==> flow/design.v <==
`timescale 1ns/100ps
module ALU (OPERAND1, OPERAND2, ALU_OP, ALU_RESULT, COMPARATOR);
    input [7:0] OPERAND1, OPERAND2;              
    input [2:0] ALU_OP;                          
    output reg [7:0] ALU_RESULT;                 
    output wire COMPARATOR;                      
    wire [7:0] TEMP_FWD, TEMP_ADD, TEMP_AND, TEMP_OR;  
    assign TEMP_FWD = OPERAND2;  
    assign TEMP_ADD = OPERAND1 + OPERAND2;  
    assign TEMP_AND = OPERAND1 & OPERAND2;  
    assign TEMP_OR =  OPERAND1 | OPERAND2;  
    always @ (*) 
    begin
        case (ALU_OP)
            3'b000: begin ALU_RESULT = TEMP_FWD; end
            3'b001: begin ALU_RESULT = TEMP_ADD; end
            3'b010: begin ALU_RESULT = TEMP_OR; end
            3'b011: begin ALU_RESULT = TEMP_AND; end
            default ALU_RESULT = 8'b0;
        endcase
    end
    assign COMPARATOR = ~(ALU_RESULT[0] | ALU_RESULT[1] | ALU_RESULT[2] | ALU_RESULT[3] | ALU_RESULT[4] | ALU_RESULT[5] |ALU_RESULT[6] | ALU_RESULT[7]);
endmodule
`timescale 1ns/100ps
module REG_file(REGWRITE, REGOUT1, REGOUT2, WRITEREG, READREG1, READREG2, WRITEENABLE, CLK, RESET);
input CLK, RESET, WRITEENABLE;                               
input [7:0] REGWRITE;                                        
input [2:0] WRITEREG, READREG1, READREG2;                    
output wire [7:0] REGOUT1, REGOUT2;                          
integer i;                                                   
reg [7:0] register_array [0:7];
always @ (posedge CLK) begin
    if(RESET) begin
        for(i=0; i<8; i=i+1) begin
            register_array[i] <= 8'd0;
        end
    end
    else if(WRITEENABLE) begin
        register_array[WRITEREG] <= REGWRITE;
    end
end   
assign REGOUT1 =  register_array[READREG1];
assign REGOUT2 =  register_array[READREG2];
endmodule
`timescale 1ns/100ps
module Control_unit(
    INSTRCT_ARRAY, newPC, PC, 
    IM_INPUT, PC_offset, 
    READREG1, READREG2, WRITEREG, ALU_OP, SHIFT_AMOUNT, 
    WRITEENABLE,  ImMUX_SELECT, InvtMUX_SELECT, jump_SELECT, BEQ_SELECT, BNE_SELECT, SELECT_32x1, 
    READENABLE_CACHE, WRITEENABLE_CACHE, CACHE_BUSYWAIT, RegFileInMUX_SEL, INSTRUCT_CACHE_BUSYWAIT, 
    CLK, RESET
);
input CLK, RESET, CACHE_BUSYWAIT, INSTRUCT_CACHE_BUSYWAIT;         
input [31:0] INSTRCT_ARRAY, newPC;                                 
output reg [31:0] PC;            
output reg [2:0]  ALU_OP;        
output reg [2:0] SELECT_32x1;    
output reg ImMUX_SELECT, InvtMUX_SELECT, jump_SELECT, BEQ_SELECT, BNE_SELECT, RegFileInMUX_SEL; 
output wire READENABLE_CACHE, WRITEENABLE_CACHE;   
output wire [2:0] READREG1, READREG2, WRITEREG, SHIFT_AMOUNT;
output wire  [7:0] IM_INPUT, PC_offset;   
output wire WRITEENABLE;                 
reg REG_WRITE, MEM_READ, MEM_WRITE;      
always @ (posedge CLK) begin
  if(RESET) begin
    PC <= 32'd0;
  end
  else if(!(CACHE_BUSYWAIT | INSTRUCT_CACHE_BUSYWAIT)) begin
    PC <= newPC;
  end
end
assign WRITEREG = INSTRCT_ARRAY[18:16];      
assign READREG1 = INSTRCT_ARRAY[10:8];       
assign READREG2 = INSTRCT_ARRAY[2:0];        
assign IM_INPUT = INSTRCT_ARRAY[7:0];        
assign PC_offset = INSTRCT_ARRAY[23:16];     
assign SHIFT_AMOUNT = INSTRCT_ARRAY[2:0];    
assign READENABLE_CACHE = MEM_READ & !INSTRUCT_CACHE_BUSYWAIT;
assign WRITEENABLE_CACHE = MEM_WRITE & !INSTRUCT_CACHE_BUSYWAIT;
assign WRITEENABLE = REG_WRITE & !(CACHE_BUSYWAIT | INSTRUCT_CACHE_BUSYWAIT);
always @ (*) begin
  ALU_OP = 3'b111;
  BNE_SELECT = 1'b0;
  BEQ_SELECT = 1'b0;
  jump_SELECT = 1'b0;
  InvtMUX_SELECT = 1'b0;
  ImMUX_SELECT = 1'b0;
  SELECT_32x1 = 3'b000;
  MEM_READ = 1'b0;
  MEM_WRITE = 1'b0;
  RegFileInMUX_SEL = 1'b0;
  REG_WRITE = 1'b0;
  case(INSTRCT_ARRAY[28:24])
    5'b00000: begin ALU_OP = 3'b000; REG_WRITE = 1'b1; end                                   
    5'b00001: begin ALU_OP = 3'b000; ImMUX_SELECT = 1'b1; REG_WRITE = 1'b1; end              
    5'b00010: begin ALU_OP = 3'b001; REG_WRITE = 1'b1; end                                   
    5'b00011: begin ALU_OP = 3'b001; InvtMUX_SELECT = 1'b1; REG_WRITE = 1'b1; end            
    5'b00100: begin ALU_OP = 3'b010; REG_WRITE = 1'b1; end                                   
    5'b00101: begin ALU_OP = 3'b011; REG_WRITE = 1'b1; end                                   
    5'b00110: begin jump_SELECT = 1'b1; end                                                  
    5'b00111: begin ALU_OP = 3'b001; BEQ_SELECT = 1'b1; InvtMUX_SELECT = 1'b1; end           
    5'b01000: begin ALU_OP = 3'b001; BNE_SELECT = 1'b1; InvtMUX_SELECT = 1'b1; end           
    5'b01001: begin SELECT_32x1 = 3'b001; REG_WRITE = 1'b1; end                              
    5'b01010: begin SELECT_32x1 = 3'b010; REG_WRITE = 1'b1; end                              
    5'b01011: begin SELECT_32x1 = 3'b011; REG_WRITE = 1'b1; end                              
    5'b01100: begin SELECT_32x1 = 3'b100; REG_WRITE = 1'b1; end                              
    5'b01101: begin ALU_OP = 3'b000; ImMUX_SELECT = 1'b1; MEM_READ = 1'b1; RegFileInMUX_SEL = 1'b1; REG_WRITE = 1'b1; end   
    5'b01110: begin ALU_OP = 3'b000; MEM_READ = 1'b1; RegFileInMUX_SEL = 1'b1; REG_WRITE = 1'b1; end                        
    5'b01111: begin ALU_OP = 3'b000; ImMUX_SELECT = 1'b1; MEM_WRITE = 1'b1; RegFileInMUX_SEL = 1'b1; end                    
    5'b10000: begin ALU_OP = 3'b000; MEM_WRITE = 1'b1; RegFileInMUX_SEL = 1'b1; end                                         
    default ;                                                                                
  endcase
end
endmodule
`timescale 1ns/100ps
module Inverter(INPUT, COMPLIMENT);
  input [7:0] INPUT;               
  output reg [7:0] COMPLIMENT;     
  always @ (*) begin
    COMPLIMENT = ~INPUT + 8'b00000001;
  end
endmodule
module Inverter_MUX(INPUT, INVRTD_INPUT, OUTPUT, InvtMUX_SELECT);
  input [7:0] INPUT, INVRTD_INPUT;         
  input InvtMUX_SELECT;                    
  output reg [7:0] OUTPUT;                 
  always @ (*) begin 
    if(InvtMUX_SELECT) begin OUTPUT = INVRTD_INPUT; end
    else begin OUTPUT = INPUT; end
  end
endmodule
module Immediate_MUX(IM_INPUT, INPUT, OUTPUT, ImMUX_SELECT);
  input [7:0] IM_INPUT, INPUT;           
  input ImMUX_SELECT;                    
  output reg [7:0] OUTPUT;               
  always @ (*) begin
    if(ImMUX_SELECT) begin OUTPUT = IM_INPUT; end
    else begin OUTPUT = INPUT; end
  end
endmodule
module PC_incrementer(PC, updatedPC);
  input [31:0] PC;
  output reg [31:0] updatedPC;    
  always @ (*) begin
    updatedPC = PC + 32'd4;
  end
endmodule
module PC_updater(updatedPC, PC_offset, offsettedPC);
  input [31:0] updatedPC;            
  input [7:0] PC_offset;             
  output reg [31:0] offsettedPC;     
  always @ (*) begin
    offsettedPC = updatedPC + {{24{PC_offset[7]}}, PC_offset, 2'b00};
  end
endmodule
module PC_MUX(updatedPC, offsettedPC, PC_SELECT, newPC);
  input [31:0] updatedPC, offsettedPC;         
  input PC_SELECT;                             
  output reg [31:0] newPC;                     
  always @ (*) begin
    if(PC_SELECT) begin
      newPC = offsettedPC;
    end
    else begin newPC = updatedPC; end
  end
endmodule
module SELECT_32x8_MUX(ALU_RESULT, LSL_SHIFTER_OUT, LSR_SHIFTER_OUT, ASR_SHIFTER_OUT, ROR_SHIFTER_OUT, SELECT_32x1, SELECT_32x1_MUXOUT);
  input [7:0] ALU_RESULT, LSL_SHIFTER_OUT, LSR_SHIFTER_OUT, ASR_SHIFTER_OUT, ROR_SHIFTER_OUT;    
  input [2:0] SELECT_32x1;                   
  output reg [7:0] SELECT_32x1_MUXOUT;       
  always @ (*) begin
    if(SELECT_32x1 == 3'b000) begin SELECT_32x1_MUXOUT = ALU_RESULT; end
    else if(SELECT_32x1 == 3'b001) begin SELECT_32x1_MUXOUT = LSL_SHIFTER_OUT; end
    else if(SELECT_32x1 == 3'b010) begin SELECT_32x1_MUXOUT = LSR_SHIFTER_OUT; end
    else if(SELECT_32x1 == 3'b011) begin SELECT_32x1_MUXOUT = ASR_SHIFTER_OUT; end
    else if(SELECT_32x1 == 3'b100) begin SELECT_32x1_MUXOUT = ROR_SHIFTER_OUT; end
    else begin SELECT_32x1_MUXOUT = ALU_RESULT; end
  end
endmodule
module REGIN_MUX(SELECT_32x1_MUXOUT, DataMem_READDATA, RegFileInMUX_SEL, REGWRITE_FINAL);
  input [7:0] SELECT_32x1_MUXOUT, DataMem_READDATA;    
  input RegFileInMUX_SEL;                              
  output reg [7:0] REGWRITE_FINAL;                     
  always @ (*) begin
    if(RegFileInMUX_SEL) begin
      REGWRITE_FINAL = DataMem_READDATA;
    end
    else begin
      REGWRITE_FINAL = SELECT_32x1_MUXOUT;
    end
  end
endmodule
`timescale 1ns/100ps
module MUX_2x1 (INPUT1, INPUT2, OUTPUT, SELECT );
    input INPUT1, INPUT2, SELECT;
    output wire OUTPUT;
    assign OUTPUT = (SELECT) ? INPUT1 : INPUT2;
endmodule
module barrelShifter_LSL( INPUT, SHIFTED_OUTPUT, SHIFT_AMOUNT);        
  input  [7:0] INPUT;                    
  output  [7:0] SHIFTED_OUTPUT;          
  input [2:0] SHIFT_AMOUNT;              
  wire [7:0] INTERIM_1,INTERIM_2;        
  MUX_2x1 MUX_C0R0 (1'b0,  INPUT[0], INTERIM_1[0], SHIFT_AMOUNT[0]); 
  MUX_2x1 MUX_C0R1 (INPUT[0], INPUT[1], INTERIM_1[1], SHIFT_AMOUNT[0]); 
  MUX_2x1 MUX_C0R2 (INPUT[1], INPUT[2], INTERIM_1[2], SHIFT_AMOUNT[0]); 
  MUX_2x1 MUX_C0R3 (INPUT[2], INPUT[3], INTERIM_1[3], SHIFT_AMOUNT[0]); 
  MUX_2x1 MUX_C0R4 (INPUT[3], INPUT[4], INTERIM_1[4], SHIFT_AMOUNT[0]); 
  MUX_2x1 MUX_C0R5 (INPUT[4], INPUT[5], INTERIM_1[5], SHIFT_AMOUNT[0]); 
  MUX_2x1 MUX_C0R6 (INPUT[5], INPUT[6], INTERIM_1[6], SHIFT_AMOUNT[0]); 
  MUX_2x1 MUX_C0R7 (INPUT[6], INPUT[7], INTERIM_1[7], SHIFT_AMOUNT[0]); 
  MUX_2x1 MUX_C1R0 (1'b0  , INTERIM_1[0], INTERIM_2[0], SHIFT_AMOUNT[1]); 
  MUX_2x1 MUX_C1R1 (1'b0  , INTERIM_1[1], INTERIM_2[1], SHIFT_AMOUNT[1]); 
  MUX_2x1 MUX_C1R2 (INTERIM_1[0], INTERIM_1[2], INTERIM_2[2], SHIFT_AMOUNT[1]); 
  MUX_2x1 MUX_C1R3 (INTERIM_1[1], INTERIM_1[3], INTERIM_2[3], SHIFT_AMOUNT[1]); 
  MUX_2x1 MUX_C1R4 (INTERIM_1[2], INTERIM_1[4], INTERIM_2[4], SHIFT_AMOUNT[1]); 
  MUX_2x1 MUX_C1R5 (INTERIM_1[3], INTERIM_1[5], INTERIM_2[5], SHIFT_AMOUNT[1]); 
  MUX_2x1 MUX_C1R6 (INTERIM_1[4], INTERIM_1[6], INTERIM_2[6], SHIFT_AMOUNT[1]); 
  MUX_2x1 MUX_C1R7 (INTERIM_1[5], INTERIM_1[7], INTERIM_2[7], SHIFT_AMOUNT[1]); 
  MUX_2x1 MUX_C2R0 (1'b0  , INTERIM_2[0], SHIFTED_OUTPUT[0], SHIFT_AMOUNT[2]); 
  MUX_2x1 MUX_C2R1 (1'b0  , INTERIM_2[1], SHIFTED_OUTPUT[1], SHIFT_AMOUNT[2]); 
  MUX_2x1 MUX_C2R2 (1'b0  , INTERIM_2[2], SHIFTED_OUTPUT[2], SHIFT_AMOUNT[2]); 
  MUX_2x1 MUX_C2R3 (1'b0  , INTERIM_2[3], SHIFTED_OUTPUT[3], SHIFT_AMOUNT[2]); 
  MUX_2x1 MUX_C2R4 (INTERIM_2[0], INTERIM_2[4], SHIFTED_OUTPUT[4], SHIFT_AMOUNT[2]); 
  MUX_2x1 MUX_C2R5 (INTERIM_2[1], INTERIM_2[5], SHIFTED_OUTPUT[5], SHIFT_AMOUNT[2]); 
  MUX_2x1 MUX_C2R6 (INTERIM_2[2], INTERIM_2[6], SHIFTED_OUTPUT[6], SHIFT_AMOUNT[2]); 
  MUX_2x1 MUX_C2R7 (INTERIM_2[3], INTERIM_2[7], SHIFTED_OUTPUT[7], SHIFT_AMOUNT[2]); 
endmodule
module barrelShifter_LSR( INPUT, SHIFTED_OUTPUT, SHIFT_AMOUNT);        
  input  [7:0] INPUT;                    
  output  [7:0] SHIFTED_OUTPUT;          
  input [2:0] SHIFT_AMOUNT;              
  wire [7:0] INTERIM_1,INTERIM_2;        
  MUX_2x1 MUX_C0R0 (1'b0,  INPUT[7], INTERIM_1[0], SHIFT_AMOUNT[0]); 
  MUX_2x1 MUX_C0R1 (INPUT[7], INPUT[6], INTERIM_1[1], SHIFT_AMOUNT[0]); 
  MUX_2x1 MUX_C0R2 (INPUT[6], INPUT[5], INTERIM_1[2], SHIFT_AMOUNT[0]); 
  MUX_2x1 MUX_C0R3 (INPUT[5], INPUT[4], INTERIM_1[3], SHIFT_AMOUNT[0]); 
  MUX_2x1 MUX_C0R4 (INPUT[4], INPUT[3], INTERIM_1[4], SHIFT_AMOUNT[0]); 
  MUX_2x1 MUX_C0R5 (INPUT[3], INPUT[2], INTERIM_1[5], SHIFT_AMOUNT[0]); 
  MUX_2x1 MUX_C0R6 (INPUT[2], INPUT[1], INTERIM_1[6], SHIFT_AMOUNT[0]); 
  MUX_2x1 MUX_C0R7 (INPUT[1], INPUT[0], INTERIM_1[7], SHIFT_AMOUNT[0]); 
  MUX_2x1 MUX_C1R0 (1'b0  , INTERIM_1[0], INTERIM_2[0], SHIFT_AMOUNT[1]); 
  MUX_2x1 MUX_C1R1 (1'b0  , INTERIM_1[1], INTERIM_2[1], SHIFT_AMOUNT[1]); 
  MUX_2x1 MUX_C1R2 (INTERIM_1[0], INTERIM_1[2], INTERIM_2[2], SHIFT_AMOUNT[1]); 
  MUX_2x1 MUX_C1R3 (INTERIM_1[1], INTERIM_1[3], INTERIM_2[3], SHIFT_AMOUNT[1]); 
  MUX_2x1 MUX_C1R4 (INTERIM_1[2], INTERIM_1[4], INTERIM_2[4], SHIFT_AMOUNT[1]); 
  MUX_2x1 MUX_C1R5 (INTERIM_1[3], INTERIM_1[5], INTERIM_2[5], SHIFT_AMOUNT[1]); 
  MUX_2x1 MUX_C1R6 (INTERIM_1[4], INTERIM_1[6], INTERIM_2[6], SHIFT_AMOUNT[1]); 
  MUX_2x1 MUX_C1R7 (INTERIM_1[5], INTERIM_1[7], INTERIM_2[7], SHIFT_AMOUNT[1]); 
  MUX_2x1 MUX_C2R0 (1'b0  , INTERIM_2[0], SHIFTED_OUTPUT[7], SHIFT_AMOUNT[2]); 
  MUX_2x1 MUX_C2R1 (1'b0  , INTERIM_2[1], SHIFTED_OUTPUT[6], SHIFT_AMOUNT[2]); 
  MUX_2x1 MUX_C2R2 (1'b0  , INTERIM_2[2], SHIFTED_OUTPUT[5], SHIFT_AMOUNT[2]); 
  MUX_2x1 MUX_C2R3 (1'b0  , INTERIM_2[3], SHIFTED_OUTPUT[4], SHIFT_AMOUNT[2]); 
  MUX_2x1 MUX_C2R4 (INTERIM_2[0], INTERIM_2[4], SHIFTED_OUTPUT[3], SHIFT_AMOUNT[2]); 
  MUX_2x1 MUX_C2R5 (INTERIM_2[1], INTERIM_2[5], SHIFTED_OUTPUT[2], SHIFT_AMOUNT[2]); 
  MUX_2x1 MUX_C2R6 (INTERIM_2[2], INTERIM_2[6], SHIFTED_OUTPUT[1], SHIFT_AMOUNT[2]); 
  MUX_2x1 MUX_C2R7 (INTERIM_2[3], INTERIM_2[7], SHIFTED_OUTPUT[0], SHIFT_AMOUNT[2]); 
endmodule
module barrelShifter_ASR( INPUT, SHIFTED_OUTPUT, SHIFT_AMOUNT);        
  input  [7:0] INPUT;                    
  output  [7:0] SHIFTED_OUTPUT;          
  input [2:0] SHIFT_AMOUNT;              
  wire [7:0] INTERIM_1,INTERIM_2;        
  MUX_2x1 MUX_C0R0 (INPUT[7],  INPUT[7], INTERIM_1[0], SHIFT_AMOUNT[0]); 
  MUX_2x1 MUX_C0R1 (INPUT[7], INPUT[6], INTERIM_1[1], SHIFT_AMOUNT[0]); 
  MUX_2x1 MUX_C0R2 (INPUT[6], INPUT[5], INTERIM_1[2], SHIFT_AMOUNT[0]); 
  MUX_2x1 MUX_C0R3 (INPUT[5], INPUT[4], INTERIM_1[3], SHIFT_AMOUNT[0]); 
  MUX_2x1 MUX_C0R4 (INPUT[4], INPUT[3], INTERIM_1[4], SHIFT_AMOUNT[0]); 
  MUX_2x1 MUX_C0R5 (INPUT[3], INPUT[2], INTERIM_1[5], SHIFT_AMOUNT[0]); 
  MUX_2x1 MUX_C0R6 (INPUT[2], INPUT[1], INTERIM_1[6], SHIFT_AMOUNT[0]); 
  MUX_2x1 MUX_C0R7 (INPUT[1], INPUT[0], INTERIM_1[7], SHIFT_AMOUNT[0]); 
  MUX_2x1 MUX_C1R0 (INPUT[7], INTERIM_1[0], INTERIM_2[0], SHIFT_AMOUNT[1]); 
  MUX_2x1 MUX_C1R1 (INPUT[7], INTERIM_1[1], INTERIM_2[1], SHIFT_AMOUNT[1]); 
  MUX_2x1 MUX_C1R2 (INTERIM_1[0], INTERIM_1[2], INTERIM_2[2], SHIFT_AMOUNT[1]); 
  MUX_2x1 MUX_C1R3 (INTERIM_1[1], INTERIM_1[3], INTERIM_2[3], SHIFT_AMOUNT[1]); 
  MUX_2x1 MUX_C1R4 (INTERIM_1[2], INTERIM_1[4], INTERIM_2[4], SHIFT_AMOUNT[1]); 
  MUX_2x1 MUX_C1R5 (INTERIM_1[3], INTERIM_1[5], INTERIM_2[5], SHIFT_AMOUNT[1]); 
  MUX_2x1 MUX_C1R6 (INTERIM_1[4], INTERIM_1[6], INTERIM_2[6], SHIFT_AMOUNT[1]); 
  MUX_2x1 MUX_C1R7 (INTERIM_1[5], INTERIM_1[7], INTERIM_2[7], SHIFT_AMOUNT[1]); 
  MUX_2x1 MUX_C2R0 (INPUT[7], INTERIM_2[0], SHIFTED_OUTPUT[7], SHIFT_AMOUNT[2]); 
  MUX_2x1 MUX_C2R1 (INPUT[7], INTERIM_2[1], SHIFTED_OUTPUT[6], SHIFT_AMOUNT[2]); 
  MUX_2x1 MUX_C2R2 (INPUT[7], INTERIM_2[2], SHIFTED_OUTPUT[5], SHIFT_AMOUNT[2]); 
  MUX_2x1 MUX_C2R3 (INPUT[7], INTERIM_2[3], SHIFTED_OUTPUT[4], SHIFT_AMOUNT[2]); 
  MUX_2x1 MUX_C2R4 (INTERIM_2[0], INTERIM_2[4], SHIFTED_OUTPUT[3], SHIFT_AMOUNT[2]); 
  MUX_2x1 MUX_C2R5 (INTERIM_2[1], INTERIM_2[5], SHIFTED_OUTPUT[2], SHIFT_AMOUNT[2]); 
  MUX_2x1 MUX_C2R6 (INTERIM_2[2], INTERIM_2[6], SHIFTED_OUTPUT[1], SHIFT_AMOUNT[2]); 
  MUX_2x1 MUX_C2R7 (INTERIM_2[3], INTERIM_2[7], SHIFTED_OUTPUT[0], SHIFT_AMOUNT[2]); 
endmodule
`timescale 1ns/100ps
module Rotate_Right(INPUT, SHIFTED_OUTPUT, SHIFT_AMOUNT);
    input [7:0] INPUT;                   
    input [2:0] SHIFT_AMOUNT;            
    output reg [7:0] SHIFTED_OUTPUT;     
    always @ (*) begin
      case(SHIFT_AMOUNT)
        3'b000: begin SHIFTED_OUTPUT = INPUT; end
        3'b001: begin SHIFTED_OUTPUT = {INPUT[0], INPUT[7:1]}; end
        3'b010: begin SHIFTED_OUTPUT = {INPUT[1:0], INPUT[7:2]}; end
        3'b011: begin SHIFTED_OUTPUT = {INPUT[2:0], INPUT[7:3]}; end
        3'b100: begin SHIFTED_OUTPUT = {INPUT[3:0], INPUT[7:4]}; end
        3'b101: begin SHIFTED_OUTPUT = {INPUT[4:0], INPUT[7:5]}; end
        3'b110: begin SHIFTED_OUTPUT = {INPUT[5:0], INPUT[7:6]}; end
        3'b111: begin SHIFTED_OUTPUT = {INPUT[6:0], INPUT[7]}; end
      endcase
    end
endmodule
`timescale 1ns/100ps
module CPU(PC, INSTRCT_ARRAY, CLK, RESET, READENABLE_CACHE, WRITEENABLE_CACHE, ALU_RESULT, REGOUT1, CACHE_READDATA, CACHE_BUSYWAIT, INSTRUCT_CACHE_BUSYWAIT,
           RET_VALID, RF_WE, RF_WADDR, RF_WDATA);
    input [31:0] INSTRCT_ARRAY;                                          
    input CLK, RESET, CACHE_BUSYWAIT, INSTRUCT_CACHE_BUSYWAIT;           
    input [7:0] CACHE_READDATA;                                          
    output [31:0] PC;                    
    output wire READENABLE_CACHE, WRITEENABLE_CACHE;   
    output wire [7:0] ALU_RESULT, REGOUT1;             
    output wire RET_VALID, RF_WE;
    output wire [2:0] RF_WADDR;
    output wire [7:0] RF_WDATA;
    wire [7:0]   REGOUT2, OPERAND1, OPERAND2,   REGWRITE_FINAL;    
    wire [7:0] SHIFT_LSL, SHIFT_LSR, SHIFT_ASR, SHIFT_ROR, LSL_SHIFTER_OUT, LSR_SHIFTER_OUT, ASR_SHIFTER_OUT, ROR_SHIFTER_OUT;
    wire [7:0] COMPLIMENT, Inverter_MUX_OUT, IM_INPUT, PC_offset;
    wire [7:0] SELECT_32x1_MUXOUT;       
    wire [2:0] READREG1, READREG2, WRITEREG, ALU_OP, SHIFT_AMOUNT;
    wire [2:0] SELECT_32x1;                
    wire WRITEENABLE, bneAND_OUT, InvtMUX_SELECT, ImMUX_SELECT, PC_SELECT, COMPARATOR, beqAND_OUT, jump_SELECT, BEQ_SELECT, BNE_SELECT;
    wire RegFileInMUX_SEL;          
    wire [31:0] updatedPC, offsettedPC, newPC;     
    assign SHIFT_LSL = REGOUT1;   
    assign SHIFT_LSR = REGOUT1;   
    assign SHIFT_ASR = REGOUT1;   
    assign  SHIFT_ROR = REGOUT1;     
    PC_incrementer myPC_Incrementer(PC, updatedPC);
    PC_updater myPC_updater(updatedPC, PC_offset, offsettedPC);
    PC_MUX myPC_MUX(updatedPC, offsettedPC, PC_SELECT, newPC);
    Control_unit myControl_unit(
        INSTRCT_ARRAY, newPC, PC, 
        IM_INPUT, PC_offset, 
        READREG1, READREG2, WRITEREG, ALU_OP, SHIFT_AMOUNT, 
        WRITEENABLE,  ImMUX_SELECT, InvtMUX_SELECT, jump_SELECT, BEQ_SELECT, BNE_SELECT, SELECT_32x1, 
        READENABLE_CACHE, WRITEENABLE_CACHE, CACHE_BUSYWAIT, RegFileInMUX_SEL, INSTRUCT_CACHE_BUSYWAIT, 
        CLK, RESET );
    REG_file myREG_file(REGWRITE_FINAL, REGOUT1, REGOUT2, WRITEREG, READREG1, READREG2, WRITEENABLE, CLK, RESET);
    Inverter myInverter(REGOUT2, COMPLIMENT);
    Inverter_MUX myInverter_MUX(REGOUT2, COMPLIMENT, Inverter_MUX_OUT, InvtMUX_SELECT);
    Immediate_MUX myImmediate_MUX(IM_INPUT, Inverter_MUX_OUT, OPERAND2, ImMUX_SELECT); 
    barrelShifter_LSL myBarrelShifter_LSL(SHIFT_LSL, LSL_SHIFTER_OUT, SHIFT_AMOUNT);
    barrelShifter_LSR myBarrelShifter_LSR(SHIFT_LSR, LSR_SHIFTER_OUT, SHIFT_AMOUNT);
    barrelShifter_ASR myBarrelShifter_ASR(SHIFT_ASR, ASR_SHIFTER_OUT, SHIFT_AMOUNT);
    Rotate_Right myRotate_Right(SHIFT_ROR, ROR_SHIFTER_OUT, SHIFT_AMOUNT);
    ALU myALU(REGOUT1, OPERAND2, ALU_OP, ALU_RESULT, COMPARATOR);
    SELECT_32x8_MUX mySELECT_32x8_MUX(ALU_RESULT, LSL_SHIFTER_OUT, LSR_SHIFTER_OUT, ASR_SHIFTER_OUT, ROR_SHIFTER_OUT, SELECT_32x1, SELECT_32x1_MUXOUT);
    REGIN_MUX myREGIN_MUX(SELECT_32x1_MUXOUT, CACHE_READDATA, RegFileInMUX_SEL, REGWRITE_FINAL);
    and myAND_BEQ(beqAND_OUT, COMPARATOR, BEQ_SELECT);
    and myAND_BNE(bneAND_OUT, ~COMPARATOR, BNE_SELECT); 
    or myOR(PC_SELECT, beqAND_OUT, bneAND_OUT, jump_SELECT);
    assign RET_VALID = !(CACHE_BUSYWAIT | INSTRUCT_CACHE_BUSYWAIT);
    assign RF_WE = WRITEENABLE;
    assign RF_WADDR = WRITEREG;
    assign RF_WDATA = REGWRITE_FINAL;
endmodule
`timescale 1ns/100ps
module Cache_Controller(ADDRESS, CACHE_WRITEDATA, MEM_READDATA, MEM_BUSYWAIT, READENABLE_CACHE, WRITEENABLE_CACHE,
                        MEM_ADDRESS, MEM_WRITEDATA, READENABLE_MEM, WRITEENABLE_MEM, CACHE_BUSYWAIT, CACHE_READDATA,
                        CLK, RESET);
    input CLK, RESET;
    input READENABLE_CACHE, WRITEENABLE_CACHE, MEM_BUSYWAIT;
    input [7:0] CACHE_WRITEDATA, ADDRESS;
    input [31:0] MEM_READDATA;
    output wire CACHE_BUSYWAIT ; 
    output reg READENABLE_MEM, WRITEENABLE_MEM;
    output reg [7:0] CACHE_READDATA;
    output reg [31:0] MEM_WRITEDATA;
    output reg [5:0] MEM_ADDRESS;
    wire Cache_HIT;                      
    reg [31:0] Cache_table [7:0];        
    reg [2:0] Tag_array [7:0];           
    reg [7:0] ValidBit_array;            
    reg [7:0] DirtyBit_array;            
    wire [2:0] TAG;
    wire VALID, DIRTY;
    assign TAG = Tag_array[ADDRESS[4:2]];             
    assign VALID = ValidBit_array[ADDRESS[4:2]];      
    assign DIRTY = DirtyBit_array[ADDRESS[4:2]];      
    assign Cache_HIT = (TAG == ADDRESS[7:5] && VALID) ? 1'b1 : 1'b0;
    assign CACHE_BUSYWAIT = (READENABLE_CACHE || WRITEENABLE_CACHE) && !Cache_HIT;
    always @ (*) begin
        case(ADDRESS[1:0])
            2'b00: begin CACHE_READDATA = Cache_table[ADDRESS[4:2]][7:0]; end
            2'b01: begin CACHE_READDATA = Cache_table[ADDRESS[4:2]][15:8]; end
            2'b10: begin CACHE_READDATA = Cache_table[ADDRESS[4:2]][23:16]; end
            default: begin CACHE_READDATA = Cache_table[ADDRESS[4:2]][31:24]; end
        endcase
    end  
    parameter IDLE = 2'b00, MEM_READ = 2'b01, MEM_WRITEBACK = 2'b10;
    reg [1:0] state, next_state;
    always @ (*)
    begin
        case (state)
            IDLE:
                if((READENABLE_CACHE || WRITEENABLE_CACHE) && !DIRTY && !Cache_HIT)  
                    next_state = MEM_READ;
                else if((READENABLE_CACHE || WRITEENABLE_CACHE) && DIRTY && !Cache_HIT)
                    next_state = MEM_WRITEBACK;
                else
                    next_state = IDLE;
            MEM_READ:
                if (!MEM_BUSYWAIT)
                    next_state = IDLE;
                else  
                    next_state = MEM_READ;
            MEM_WRITEBACK:
                if(!MEM_BUSYWAIT)
                    next_state = MEM_READ;
                else
                    next_state = MEM_WRITEBACK;
            default:
                next_state = IDLE;
        endcase
    end
    always @ (*)
    begin
        case(state)
            MEM_READ: 
            begin
                READENABLE_MEM = 1'b1;                       
                WRITEENABLE_MEM = 1'b0;                      
                MEM_ADDRESS = ADDRESS[7:2];                  
                MEM_WRITEDATA = 32'd0;
            end
            MEM_WRITEBACK:
            begin
                READENABLE_MEM = 1'b0;                       
                WRITEENABLE_MEM = 1'b1;                      
                MEM_ADDRESS = {TAG, ADDRESS[4:2]};           
                MEM_WRITEDATA = Cache_table[ADDRESS[4:2]];   
            end
            default:
            begin
                READENABLE_MEM = 1'b0;                       
                WRITEENABLE_MEM = 1'b0;                      
                MEM_ADDRESS = 6'd0;
                MEM_WRITEDATA = 32'd0;
            end
        endcase
    end
    always @(posedge CLK)
    begin
        if(RESET) begin
            state <= IDLE;
            ValidBit_array <= 8'd0;
            DirtyBit_array <= 8'd0;
        end
        else begin
            state <= next_state;
            if(state == IDLE && Cache_HIT && WRITEENABLE_CACHE)
                DirtyBit_array[ADDRESS[4:2]] <= 1'b1;
            if(state == MEM_READ && !MEM_BUSYWAIT) begin
                DirtyBit_array[ADDRESS[4:2]] <= 1'b0;
                ValidBit_array[ADDRESS[4:2]] <= 1'b1;
            end
        end
    end
    always @(posedge CLK)
    begin
        if(!RESET) begin
            if(state == IDLE && Cache_HIT && WRITEENABLE_CACHE) begin
                case(ADDRESS[1:0])
                    2'b11: begin Cache_table[ADDRESS[4:2]][31:24] <= CACHE_WRITEDATA; end
                    2'b10: begin Cache_table[ADDRESS[4:2]][23:16] <= CACHE_WRITEDATA; end
                    2'b01: begin Cache_table[ADDRESS[4:2]][15:8] <= CACHE_WRITEDATA; end
                    default: begin Cache_table[ADDRESS[4:2]][7:0] <= CACHE_WRITEDATA; end
                endcase
            end
            if(state == MEM_READ && !MEM_BUSYWAIT) begin
                Cache_table[ADDRESS[4:2]] <= MEM_READDATA;
                Tag_array[ADDRESS[4:2]] <= ADDRESS[7:5];
            end
        end
    end
endmodule
`timescale 1ns/100ps
module Instruct_Cache_Controller(INSTRUCT_ADDRESS, INSTRUCT_MEM_BUSYWAIT, INSTRUCT_MEM_READDATA, INSTRUCT_CACHE_BUSYWAIT, INSTRUCT_MEM_READENABLE, INSTRUCTION, INSTRUCT_MEM_ADDRESS, CLK, RESET);
    input CLK, RESET;
    input INSTRUCT_MEM_BUSYWAIT; 
    input [9:0] INSTRUCT_ADDRESS;
    input [127:0] INSTRUCT_MEM_READDATA;
    output wire INSTRUCT_CACHE_BUSYWAIT;
    output reg INSTRUCT_MEM_READENABLE;
    output reg [31:0] INSTRUCTION;
    output reg [5:0] INSTRUCT_MEM_ADDRESS;
    wire Cache_HIT;                     
    reg [127:0] Cache_table [7:0];        
    reg [2:0] Tag_array [7:0];           
    reg [7:0] ValidBit_array;            
    wire [2:0] TAG;
    wire VALID;
    assign TAG = Tag_array[INSTRUCT_ADDRESS[6:4]];             
    assign VALID = ValidBit_array[INSTRUCT_ADDRESS[6:4]];      
    assign Cache_HIT = (TAG == INSTRUCT_ADDRESS[9:7] && VALID) ? 1'b1 : 1'b0;
    assign INSTRUCT_CACHE_BUSYWAIT = !Cache_HIT;
    always @ (*) begin
        case(INSTRUCT_ADDRESS[3:2])
            2'b00: begin INSTRUCTION = Cache_table[INSTRUCT_ADDRESS[6:4]][31:0]; end
            2'b01: begin INSTRUCTION = Cache_table[INSTRUCT_ADDRESS[6:4]][63:32]; end
            2'b10: begin INSTRUCTION = Cache_table[INSTRUCT_ADDRESS[6:4]][95:64]; end
            default: begin INSTRUCTION = Cache_table[INSTRUCT_ADDRESS[6:4]][127:96]; end
        endcase
    end  
    always @ (posedge CLK) begin
        if(RESET) begin
            ValidBit_array <= 8'd0;
            INSTRUCT_MEM_READENABLE <= 1'b0;
            INSTRUCT_MEM_ADDRESS <= 6'd0;
        end
        else if(INSTRUCT_MEM_READENABLE) begin
            if(!INSTRUCT_MEM_BUSYWAIT) begin
                ValidBit_array[INSTRUCT_ADDRESS[6:4]] <= 1'b1;                   
                INSTRUCT_MEM_READENABLE <= 1'b0;                                 
            end
        end
        else if(!Cache_HIT) begin
            INSTRUCT_MEM_READENABLE <= 1'b1;
            INSTRUCT_MEM_ADDRESS <= INSTRUCT_ADDRESS[9:4];
        end
    end
    always @ (posedge CLK) begin
        if(!RESET && INSTRUCT_MEM_READENABLE && !INSTRUCT_MEM_BUSYWAIT) begin
            Cache_table[INSTRUCT_ADDRESS[6:4]] <= INSTRUCT_MEM_READDATA;    
            Tag_array[INSTRUCT_ADDRESS[6:4]] <= INSTRUCT_ADDRESS[9:7];      
        end
    end
endmodule
`timescale 1ns/100ps
module cpu_system(
    input          clk,
    input          reset,
    output         imem_read,
    output [5:0]   imem_addr,
    input  [127:0] imem_rdata,
    input          imem_busywait,
    output         dmem_read,
    output         dmem_write,
    output [5:0]   dmem_addr,
    output [31:0]  dmem_wdata,
    input  [31:0]  dmem_rdata,
    input          dmem_busywait,
    output         ret_valid,
    output [31:0]  ret_pc,
    output         ret_rf_we,
    output [2:0]   ret_rf_waddr,
    output [7:0]   ret_rf_wdata
);
    wire [31:0] PC, INSTRUCTION;
    wire [7:0] ALU_RESULT, REGOUT1, CACHE_READDATA;
    wire READENABLE_CACHE, WRITEENABLE_CACHE, CACHE_BUSYWAIT, INSTRUCT_CACHE_BUSYWAIT;
    CPU myCPU(PC, INSTRUCTION, clk, reset, READENABLE_CACHE, WRITEENABLE_CACHE, ALU_RESULT, REGOUT1, CACHE_READDATA, CACHE_BUSYWAIT, INSTRUCT_CACHE_BUSYWAIT,
              ret_valid, ret_rf_we, ret_rf_waddr, ret_rf_wdata);
    Instruct_Cache_Controller myInstruct_Cache_Controller(PC[9:0], imem_busywait, imem_rdata, INSTRUCT_CACHE_BUSYWAIT, imem_read, INSTRUCTION, imem_addr, clk, reset);
    Cache_Controller myCache_Controller(ALU_RESULT, REGOUT1, dmem_rdata, dmem_busywait, READENABLE_CACHE, WRITEENABLE_CACHE,
                                        dmem_addr, dmem_wdata, dmem_read, dmem_write, CACHE_BUSYWAIT, CACHE_READDATA,
                                        clk, reset);
    assign ret_pc = PC;
endmodule
--- tool output ---
Tool chain data of cpu_system
Each step is given for the RTL above and for the edited RTL.
"before" refers to lines of the RTL above, "after" to lines of the edited file.
"delta": "after" minus "before" as printed here. "change_rel_pct": 100 x difference / "before".
Operators: Yosys type, input widths -> output width; for muxes data width and select width s.
Cell names lack the library's common part.
{"block": "setup", "top_module": "cpu_system", "clock_port": "clk", "library": "sky130hd", "pvt_corner": "tt_025C_1v80"}

Diff
Unified diff, file above to edited file.
This change comes from a script, not from a designer. The edited design behaves differently; no optimisation was intended.
begin of diff
@@ -328,5 +328,7 @@
     wire [31:0] updatedPC, offsettedPC, newPC;     
     assign SHIFT_LSL = REGOUT1;   
-    assign SHIFT_LSR = REGOUT1;   
+    reg [7:0] SHIFT_LSR_reg;
+    always @(posedge CLK) SHIFT_LSR_reg <= REGOUT1;   
+    assign SHIFT_LSR = SHIFT_LSR_reg;
     assign SHIFT_ASR = REGOUT1;   
     assign  SHIFT_ROR = REGOUT1;     
end of diff

Elaborated design
Counts by Yosys on the flattened word-level netlist (proc, flatten, opt, wreduce; memories kept). Print and check cells are left out.
Yosys's memory passes give these memory sizes; they may raise the number of words (mostly to a power of two), join words into wider ones and drop unused or constant bits.
{"block": "word_totals", "element": "mem_bits_ro", "before": 480, "after": 480, "delta": 0, "change_rel_pct": 0.00}
{"block": "word_totals", "element": "output_inout_bits", "before": 92, "after": 92, "delta": 0, "change_rel_pct": 0.00}
{"block": "word_totals", "element": "n_memories", "before": 6, "after": 6, "delta": 0, "change_rel_pct": 0.00}
{"block": "word_totals", "element": "word_cells", "before": 250, "after": 264, "delta": 14, "change_rel_pct": 5.60}
{"block": "word_totals", "element": "latchBits", "before": 0, "after": 0, "delta": 0}
{"block": "word_totals", "element": "register_bits", "before": 65, "after": 73, "delta": 8, "change_rel_pct": 12.31}
{"block": "word_totals", "element": "mem_bits_rw", "before": 1392, "after": 1392, "delta": 0, "change_rel_pct": 0.00}
{"block": "op_classes", "element": "muxes", "before": 137, "after": 150, "delta": 13, "change_rel_pct": 9.49}
{"block": "op_classes", "element": "cmp", "before": 0, "after": 0, "delta": 0}
{"block": "op_classes", "element": "div", "before": 0, "after": 0, "delta": 0}
{"block": "op_classes", "element": "reduce_and_logical", "before": 29, "after": 29, "delta": 0, "change_rel_pct": 0.00}
{"block": "op_classes", "element": "shift", "before": 6, "after": 6, "delta": 0, "change_rel_pct": 0.00}
{"block": "op_classes", "element": "bitwise", "before": 36, "after": 36, "delta": 0, "change_rel_pct": 0.00}
{"block": "op_classes", "element": "multipliers", "before": 0, "after": 0, "delta": 0}
{"block": "op_classes", "element": "equal", "before": 23, "after": 23, "delta": 0, "change_rel_pct": 0.00}
{"block": "op_classes", "element": "n_addsub", "before": 6, "after": 6, "delta": 0, "change_rel_pct": 0.00}
{"block": "ops", "cell": "$mux 1", "before": 82, "after": 95, "delta": 13, "change_rel_pct": 15.85}
Unchanged operator kinds not shown: 37.

Logic depth
Depth = most cells in a row (Yosys ltp): at word level without a register or memory, in the mapped netlist without a sequential cell, where the memories' decode and read muxes count.
{"block": "logic_depth", "element": "word_depth", "before": 20, "after": 20, "delta": 0, "change_rel_pct": 0.00}
{"block": "logic_depth", "element": "ABC_AREA", "before": "0", "after": "0"}
{"block": "logic_depth", "element": "ltp_mapped", "before": 37, "after": 38, "delta": 1, "change_rel_pct": 2.70}

Mapped cells and area
Yosys stat after the flow's synthesis: flattened, memories mapped to cells. It holds for the ABC_AREA given above (unset counts as 0); a run with the other value may have another netlist.
{"block": "mapped", "element": "buf_cells", "before": 200, "after": 226, "delta": 26, "change_rel_pct": 13.00}
{"block": "mapped", "element": "flip_flops", "before": 1203, "after": 1211, "delta": 8, "change_rel_pct": 0.67}
{"block": "mapped", "element": "cells", "before": 3587, "after": 3624, "delta": 37, "change_rel_pct": 1.03}
{"block": "mapped", "element": "sequential_area_um2", "before": 35454.0, "after": 35614.2, "delta": 160.2, "change_rel_pct": 0.45}
{"block": "mapped", "element": "mapped_area_um2", "before": 53645.2, "after": 54966.5, "delta": 1321.3, "change_rel_pct": 2.46}
{"block": "by_type", "cell_type": "nand2_1", "before": 449, "after": 290, "delta": -159, "change_rel_pct": -35.41}
{"block": "by_type", "cell_type": "mux2_2", "before": 33, "after": 71, "delta": 38, "change_rel_pct": 115.15}
{"block": "by_type", "cell_type": "nor2_1", "before": 175, "after": 211, "delta": 36, "change_rel_pct": 20.57}
{"block": "by_type", "cell_type": "mux2i_1", "before": 193, "after": 225, "delta": 32, "change_rel_pct": 16.58}
{"block": "by_type", "cell_type": "a21o_1", "before": 16, "after": 47, "delta": 31, "change_rel_pct": 193.75}
{"block": "by_type", "cell_type": "clkbuf_1", "before": 75, "after": 97, "delta": 22, "change_rel_pct": 29.33}
{"block": "by_type", "cell_type": "and3_1", "before": 37, "after": 58, "delta": 21, "change_rel_pct": 56.76}
{"block": "by_type", "cell_type": "nor2b_1", "before": 19, "after": 38, "delta": 19, "change_rel_pct": 100.00}
{"block": "by_type", "cell_type": "mux4_2", "before": 189, "after": 207, "delta": 18, "change_rel_pct": 9.52}
{"block": "by_type", "cell_type": "nor4_1", "before": 60, "after": 42, "delta": -18, "change_rel_pct": -30.00}
{"block": "by_type", "cell_type": "nor3_1", "before": 56, "after": 41, "delta": -15, "change_rel_pct": -26.79}
{"block": "by_type", "cell_type": "o21ai_0", "before": 63, "after": 50, "delta": -13, "change_rel_pct": -20.63}
{"block": "by_type", "cell_type": "o22ai_1", "before": 26, "after": 14, "delta": -12, "change_rel_pct": -46.15}
{"block": "by_type", "cell_type": "o311ai_0", "before": 1, "after": 13, "delta": 12, "change_rel_pct": 1200.00}
{"block": "by_type", "cell_type": "a221oi_1", "before": 17, "after": 27, "delta": 10, "change_rel_pct": 58.82}
{"block": "by_type", "cell_type": "inv_1", "before": 57, "after": 48, "delta": -9, "change_rel_pct": -15.79}
{"block": "by_type", "cell_type": "a211oi_1", "before": 47, "after": 56, "delta": 9, "change_rel_pct": 19.15}
{"block": "by_type", "cell_type": "a31oi_1", "before": 19, "after": 28, "delta": 9, "change_rel_pct": 47.37}
Unchanged cell types not shown: 14.
Not every row of either side is listed.
The figures by module come from a second, unflattened synthesis with its own total; it is not the netlist above.
{"block": "unflattened", "element": "hier_cells", "before": 4307, "after": 4315, "delta": 8, "change_rel_pct": 0.19}
{"block": "unflattened", "element": "area_unflattened_um2", "before": 64670.8, "after": 64832.2, "delta": 161.4, "change_rel_pct": 0.25}
Rows give one instance, submodules left out.
{"block": "modules_before", "module": "Instruct_Cache_Controller", "mod_seq_area_um2": 31770.5, "cells": 2281, "instances": 1, "area_um2": 40415.0}
{"block": "modules_before", "module": "Cache_Controller", "mod_seq_area_um2": 8788.4, "cells": 826, "instances": 1, "area_um2": 12697.2}
{"block": "modules_before", "module": "REG_file", "mod_seq_area_um2": 1921.8, "cells": 222, "instances": 1, "area_um2": 3525.9}
{"block": "modules_before", "module": "Control_unit", "mod_seq_area_um2": 640.6, "cells": 217, "instances": 1, "area_um2": 1660.3}
{"block": "modules_before", "module": "PC_updater", "mod_seq_area_um2": 0.0, "cells": 218, "instances": 1, "area_um2": 1564.0}
{"block": "modules_before", "module": "MUX_2x1", "mod_seq_area_um2": 0.0, "cells": 1, "instances": 72, "area_um2": 15.0}
{"block": "modules_before", "module": "ALU", "mod_seq_area_um2": 0.0, "cells": 117, "instances": 1, "area_um2": 862.1}
{"block": "modules_before", "module": "PC_incrementer", "mod_seq_area_um2": 0.0, "cells": 88, "instances": 1, "area_um2": 620.6}
{"block": "modules_before", "module": "SELECT_32x8_MUX", "mod_seq_area_um2": 0.0, "cells": 94, "instances": 1, "area_um2": 619.3}
{"block": "modules_before", "module": "PC_MUX", "mod_seq_area_um2": 0.0, "cells": 36, "instances": 1, "area_um2": 544.3}
{"block": "modules_before", "module": "Rotate_Right", "mod_seq_area_um2": 0.0, "cells": 86, "instances": 1, "area_um2": 523.0}
{"block": "modules_before", "module": "Inverter", "mod_seq_area_um2": 0.0, "cells": 18, "instances": 1, "area_um2": 137.6}
{"block": "modules_before", "module": "Immediate_MUX", "mod_seq_area_um2": 0.0, "cells": 9, "instances": 1, "area_um2": 131.4}
{"block": "modules_before", "module": "Inverter_MUX", "mod_seq_area_um2": 0.0, "cells": 9, "instances": 1, "area_um2": 131.4}
before: Modules not listed: 6.
{"block": "modules_after", "module": "Instruct_Cache_Controller", "mod_seq_area_um2": 31770.5, "cells": 2281, "instances": 1, "area_um2": 40415.0}
{"block": "modules_after", "module": "Cache_Controller", "mod_seq_area_um2": 8788.4, "cells": 826, "instances": 1, "area_um2": 12697.2}
{"block": "modules_after", "module": "REG_file", "mod_seq_area_um2": 1921.8, "cells": 222, "instances": 1, "area_um2": 3525.9}
{"block": "modules_after", "module": "Control_unit", "mod_seq_area_um2": 640.6, "cells": 217, "instances": 1, "area_um2": 1660.3}
{"block": "modules_after", "module": "PC_updater", "mod_seq_area_um2": 0.0, "cells": 218, "instances": 1, "area_um2": 1564.0}
{"block": "modules_after", "module": "MUX_2x1", "mod_seq_area_um2": 0.0, "cells": 1, "instances": 72, "area_um2": 15.0}
{"block": "modules_after", "module": "ALU", "mod_seq_area_um2": 0.0, "cells": 117, "instances": 1, "area_um2": 863.3}
{"block": "modules_after", "module": "PC_incrementer", "mod_seq_area_um2": 0.0, "cells": 88, "instances": 1, "area_um2": 620.6}
{"block": "modules_after", "module": "SELECT_32x8_MUX", "mod_seq_area_um2": 0.0, "cells": 94, "instances": 1, "area_um2": 619.3}
{"block": "modules_after", "module": "PC_MUX", "mod_seq_area_um2": 0.0, "cells": 36, "instances": 1, "area_um2": 544.3}
{"block": "modules_after", "module": "Rotate_Right", "mod_seq_area_um2": 0.0, "cells": 86, "instances": 1, "area_um2": 523.0}
{"block": "modules_after", "module": "CPU", "mod_seq_area_um2": 160.2, "cells": 11, "instances": 1, "area_um2": 178.9}
{"block": "modules_after", "module": "Inverter", "mod_seq_area_um2": 0.0, "cells": 18, "instances": 1, "area_um2": 137.6}
{"block": "modules_after", "module": "Immediate_MUX", "mod_seq_area_um2": 0.0, "cells": 9, "instances": 1, "area_um2": 131.4}
after: Modules not listed: 6.

Timing after synthesis
Path of least setup slack by OpenSTA after synthesis, without wires, with an ideal clock, recovery checks aside; 20% of the period is set as input and as output delay. Where synthesis merged equal registers, the netlist keeps one of their names.
{"block": "synth_path", "element": "path_type", "before": "input port to flip-flop", "after": "input port to flip-flop"}
{"block": "synth_path", "element": "from", "before": "input reset", "after": "input reset"}
{"block": "synth_path", "element": "to", "before": "memory myInstruct_Cache_Controller.Cache_table[1][0]", "after": "memory myInstruct_Cache_Controller.Cache_table[1][0]"}
{"block": "synth_path", "element": "driving_pins", "before": 4, "after": 5, "delta": 1, "change_rel_pct": 25.00}
{"block": "synth_path", "element": "delay_ns", "before": 7.831, "after": 8.024, "delta": 0.193, "change_rel_pct": 2.46}
{"block": "synth_path", "element": "launch_ns", "before": 2.000, "after": 2.000, "delta": 0.000, "change_rel_pct": 0.00}
{"block": "synth_path", "element": "setup_time_ns", "before": 0.678, "after": 0.678, "delta": 0.000}
{"block": "synth_path", "element": "slack_ns", "before": 0.170, "after": -0.024, "delta": -0.194}
{"block": "synth_path", "element": "period_ns", "before": 10.0, "after": 10.0, "delta": 0.0, "change_rel_pct": 0.00}
{"block": "synth_path", "element": "t_arrival_ns", "before": 9.153, "after": 9.346, "delta": 0.193, "change_rel_pct": 2.11}
{"block": "synth_path", "element": "period_less_setup_slack_ns", "before": 9.83, "after": 10.024, "delta": 0.194, "change_rel_pct": 1.97}
"delay_ns" = arrival - input delay + setup time.
"driving_pins": output pins that drive a net of the path, with the launching flip-flop's if there is one; two outputs of one cell count as two.
"period_less_setup_slack_ns" = period - worst setup slack (recovery checks aside). The figure is calculated, with input and output delays left at 20% of the set period.
The rows between start and end are the longest chain of elaborated cells between them; the timing report does not say that the signal goes this way. Where chains are equally long, one stands for them.
A line is the first line of the expression or statement that the cell stems from. Yosys adds cells for indexed reads and writes and turns some case tables into memories.
before: Only ways into the end's enable, where the timed path ends, are counted here.
{"block": "synth_between_before", "cell_sequence": "clkbuf_1 nor2_1 nand2_1 nor3_1", "elab_chain_len": 4}
{"block": "synth_lines_before", "element": "start, declared", "line_no": 537, "rtl": "input          reset,"}
{"block": "synth_lines_before", "element": "$logic_not 1->1", "line_no": 528, "rtl": "if(!RESET && INSTRUCT_MEM_READENABLE && !INSTRUCT_MEM_BUSYWAIT) begin"}
{"block": "synth_lines_before", "element": "$logic_and 1x1->1 (2 in a row)", "line_no": 528}
{"block": "synth_lines_before", "element": "$mux 3", "line_no": 528}
{"block": "synth_lines_before", "element": "end, declared", "line_no": 493, "rtl": "reg [127:0] Cache_table [7:0];"}
after: Only ways into the end's enable, where the timed path ends, are counted here.
{"block": "synth_between_after", "cell_sequence": "clkbuf_1 clkbuf_1 nor2_1 nand2_1 nor3_1", "elab_chain_len": 4}
{"block": "synth_lines_after", "element": "start, declared", "line_no": 539, "rtl": "input          reset,"}
{"block": "synth_lines_after", "element": "$logic_not 1->1", "line_no": 530, "rtl": "if(!RESET && INSTRUCT_MEM_READENABLE && !INSTRUCT_MEM_BUSYWAIT) begin"}
{"block": "synth_lines_after", "element": "$logic_and 1x1->1 (2 in a row)", "line_no": 530}
{"block": "synth_lines_after", "element": "$mux 3", "line_no": 530}
{"block": "synth_lines_after", "element": "end, declared", "line_no": 495, "rtl": "reg [127:0] Cache_table [7:0];"}

Path in the finished layout
From the final timing report of the runs of set A: the path of least setup slack in the routed layout; clock arrival at registers is part of the times.
{"block": "layout_path", "element": "path_type", "before": "flip-flop to output port", "after": "flip-flop to output port"}
{"block": "layout_path", "element": "from", "before": "register (name not given)", "after": "register (name not given)"}
{"block": "layout_path", "element": "to", "before": "output ret_rf_wdata[6]", "after": "output ret_rf_wdata[2]"}
{"block": "layout_path", "element": "t_arrival_ns", "before": 7.67, "after": 7.74, "delta": 0.07, "change_rel_pct": 0.91}
{"block": "layout_path", "element": "driving_pins", "before": 33, "after": 30, "delta": -3, "change_rel_pct": -9.09}
{"block": "layout_path", "element": "launch_ns", "before": 0.69, "after": 0.78, "delta": 0.09, "change_rel_pct": 13.04}
{"block": "layout_path", "element": "slack_ns", "before": 0.33, "after": 0.26, "delta": -0.07}
{"block": "layout_path", "element": "period_ns", "before": 10.0, "after": 10.0, "delta": 0.0, "change_rel_pct": 0.00}
{"block": "layout_between_before", "cell_sequence": "dfxtp_4 buf_6 mux4_2 a22oi_1 nand3_4 nor3b_2 a311oi_1 mux4_2 ha_2 or2_1 o21a_1 o221ai_2 inv_1 ha_1 nor2b_1 o21ai_1 nand2b_1 xor2_1 nand3_1 o221a_4 a21boi_4 buf_12 buf_16 nor2_1 buf_4 buf_4 a22oi_2 o22ai_1 buf_4 o31a_1 a32oi_4 inv_1 dlygate4sd2_1"}
{"block": "layout_lines_before", "element": "end, declared", "line_no": 552, "rtl": "output [7:0]   ret_rf_wdata"}
before: No chain of elaborated cells between the ends is given.
{"block": "layout_between_after", "cell_sequence": "dfxtp_4 buf_12 buf_16 mux4_2 mux2_2 a222oi_1 buf_4 a21oi_2 mux4_2 mux2i_4 inv_2 ha_2 fa_2 a21o_1 a21oi_2 xnor2_1 a21oi_2 o21ai_2 buf_4 nand3_4 buf_12 buf_12 mux2i_1 mux2i_1 mux2i_2 buf_4 mux2i_2 o211ai_2 inv_1 clkdlybuf4s50_1"}
{"block": "layout_lines_after", "element": "end, declared", "line_no": 554, "rtl": "output [7:0]   ret_rf_wdata"}
after: No chain of elaborated cells between the ends is given.
Nets of the timed path that keep an RTL name, with a line that drives or declares them; the list need not be complete.
{"block": "layout_nets_after", "net": "myCPU.myBarrelShifter_ASR.MUX_C0R7.INPUT2", "line_no": 42, "rtl": "assign REGOUT1 =  register_array[READREG1];"}

Layout results
Runs of the flow (Yosys, OpenROAD) on both versions; the two runs of a pair have the same settings. The constraints put input and output delay at 20% of the set period each and load the outputs with 0.01 pF.
{"block": "settings_set_A", "CORE_UTILIZATION": 40, "period_ns": 10.0, "CAP_MARGIN": 20, "CORE_MARGIN": 2, "SLEW_MARGIN": 20}
{"block": "measured_set_A", "element": "tns_setup_ns", "before": 0.000, "after": 0.000, "delta": 0.000}
{"block": "measured_set_A", "element": "finish.stdcell_area_um2", "before": 63706.1, "after": 65510.3, "delta": 1804.2, "change_rel_pct": 2.83}
{"block": "measured_set_A", "element": "yosys.chip_area_um2", "before": 53645.2, "after": 54966.5, "delta": 1321.3, "change_rel_pct": 2.46}
{"block": "measured_set_A", "element": "worstSetupSlack_ns", "before": 0.335, "after": 0.256, "delta": -0.079}
{"block": "measured_set_A", "element": "achieved_period_ns", "before": 9.665, "after": 9.744, "delta": 0.079, "change_rel_pct": 0.82}
{"block": "measured_set_A", "element": "ws_hold_ns", "before": 0.463, "after": 0.452, "delta": -0.011}
{"block": "measured_set_A", "element": "design_power_uw", "before": 11610, "after": 11718, "delta": 108, "change_rel_pct": 0.93}
{"block": "measured_set_A", "element": "fin_util_pct", "before": 47.8, "after": 47.8, "delta": 0.0}
{"block": "measured_set_A", "element": "dieArea_um2", "before": 137059.0, "after": 140396.0, "delta": 3337.0, "change_rel_pct": 2.43}
{"block": "settings_set_B", "CAP_MARGIN": 35, "CORE_ASPECT_RATIO": 1.02, "CORE_MARGIN": 2, "CORE_UTILIZATION": 59, "CTS_CLUSTER_SIZE": 98, "GPL_TIMING_DRIVEN": 0, "SLEW_MARGIN": 10, "period_ns": 13.7}
{"block": "measured_set_B", "element": "tns_setup_ns", "before": 0.000, "after": 0.000, "delta": 0.000}
{"block": "measured_set_B", "element": "finish.stdcell_area_um2", "before": 62807.7, "after": 64748.3, "delta": 1940.6, "change_rel_pct": 3.09}
{"block": "measured_set_B", "element": "yosys.chip_area_um2", "before": 53645.2, "after": 54966.5, "delta": 1321.3, "change_rel_pct": 2.46}
{"block": "measured_set_B", "element": "worstSetupSlack_ns", "before": 0.347, "after": 0.289, "delta": -0.058}
{"block": "measured_set_B", "element": "achieved_period_ns", "before": 13.353, "after": 13.411, "delta": 0.058, "change_rel_pct": 0.43}
{"block": "measured_set_B", "element": "ws_hold_ns", "before": 0.473, "after": 0.457, "delta": -0.016}
{"block": "measured_set_B", "element": "design_power_uw", "before": 8300, "after": 8479, "delta": 179, "change_rel_pct": 2.16}
{"block": "measured_set_B", "element": "fin_util_pct", "before": 69.8, "after": 69.8, "delta": 0.0}
{"block": "measured_set_B", "element": "dieArea_um2", "before": 93351.9, "after": 95621.8, "delta": 2269.9, "change_rel_pct": 2.43}
"achieved_period_ns": clock period set for the run, less the worst setup slack. It is reckoned from that one timing run; input and output delays stay at 20% of the period that was set.
"design_power_uw" rests on the timing tool's default activity at the inputs, not on a simulated workload.
--- end ---
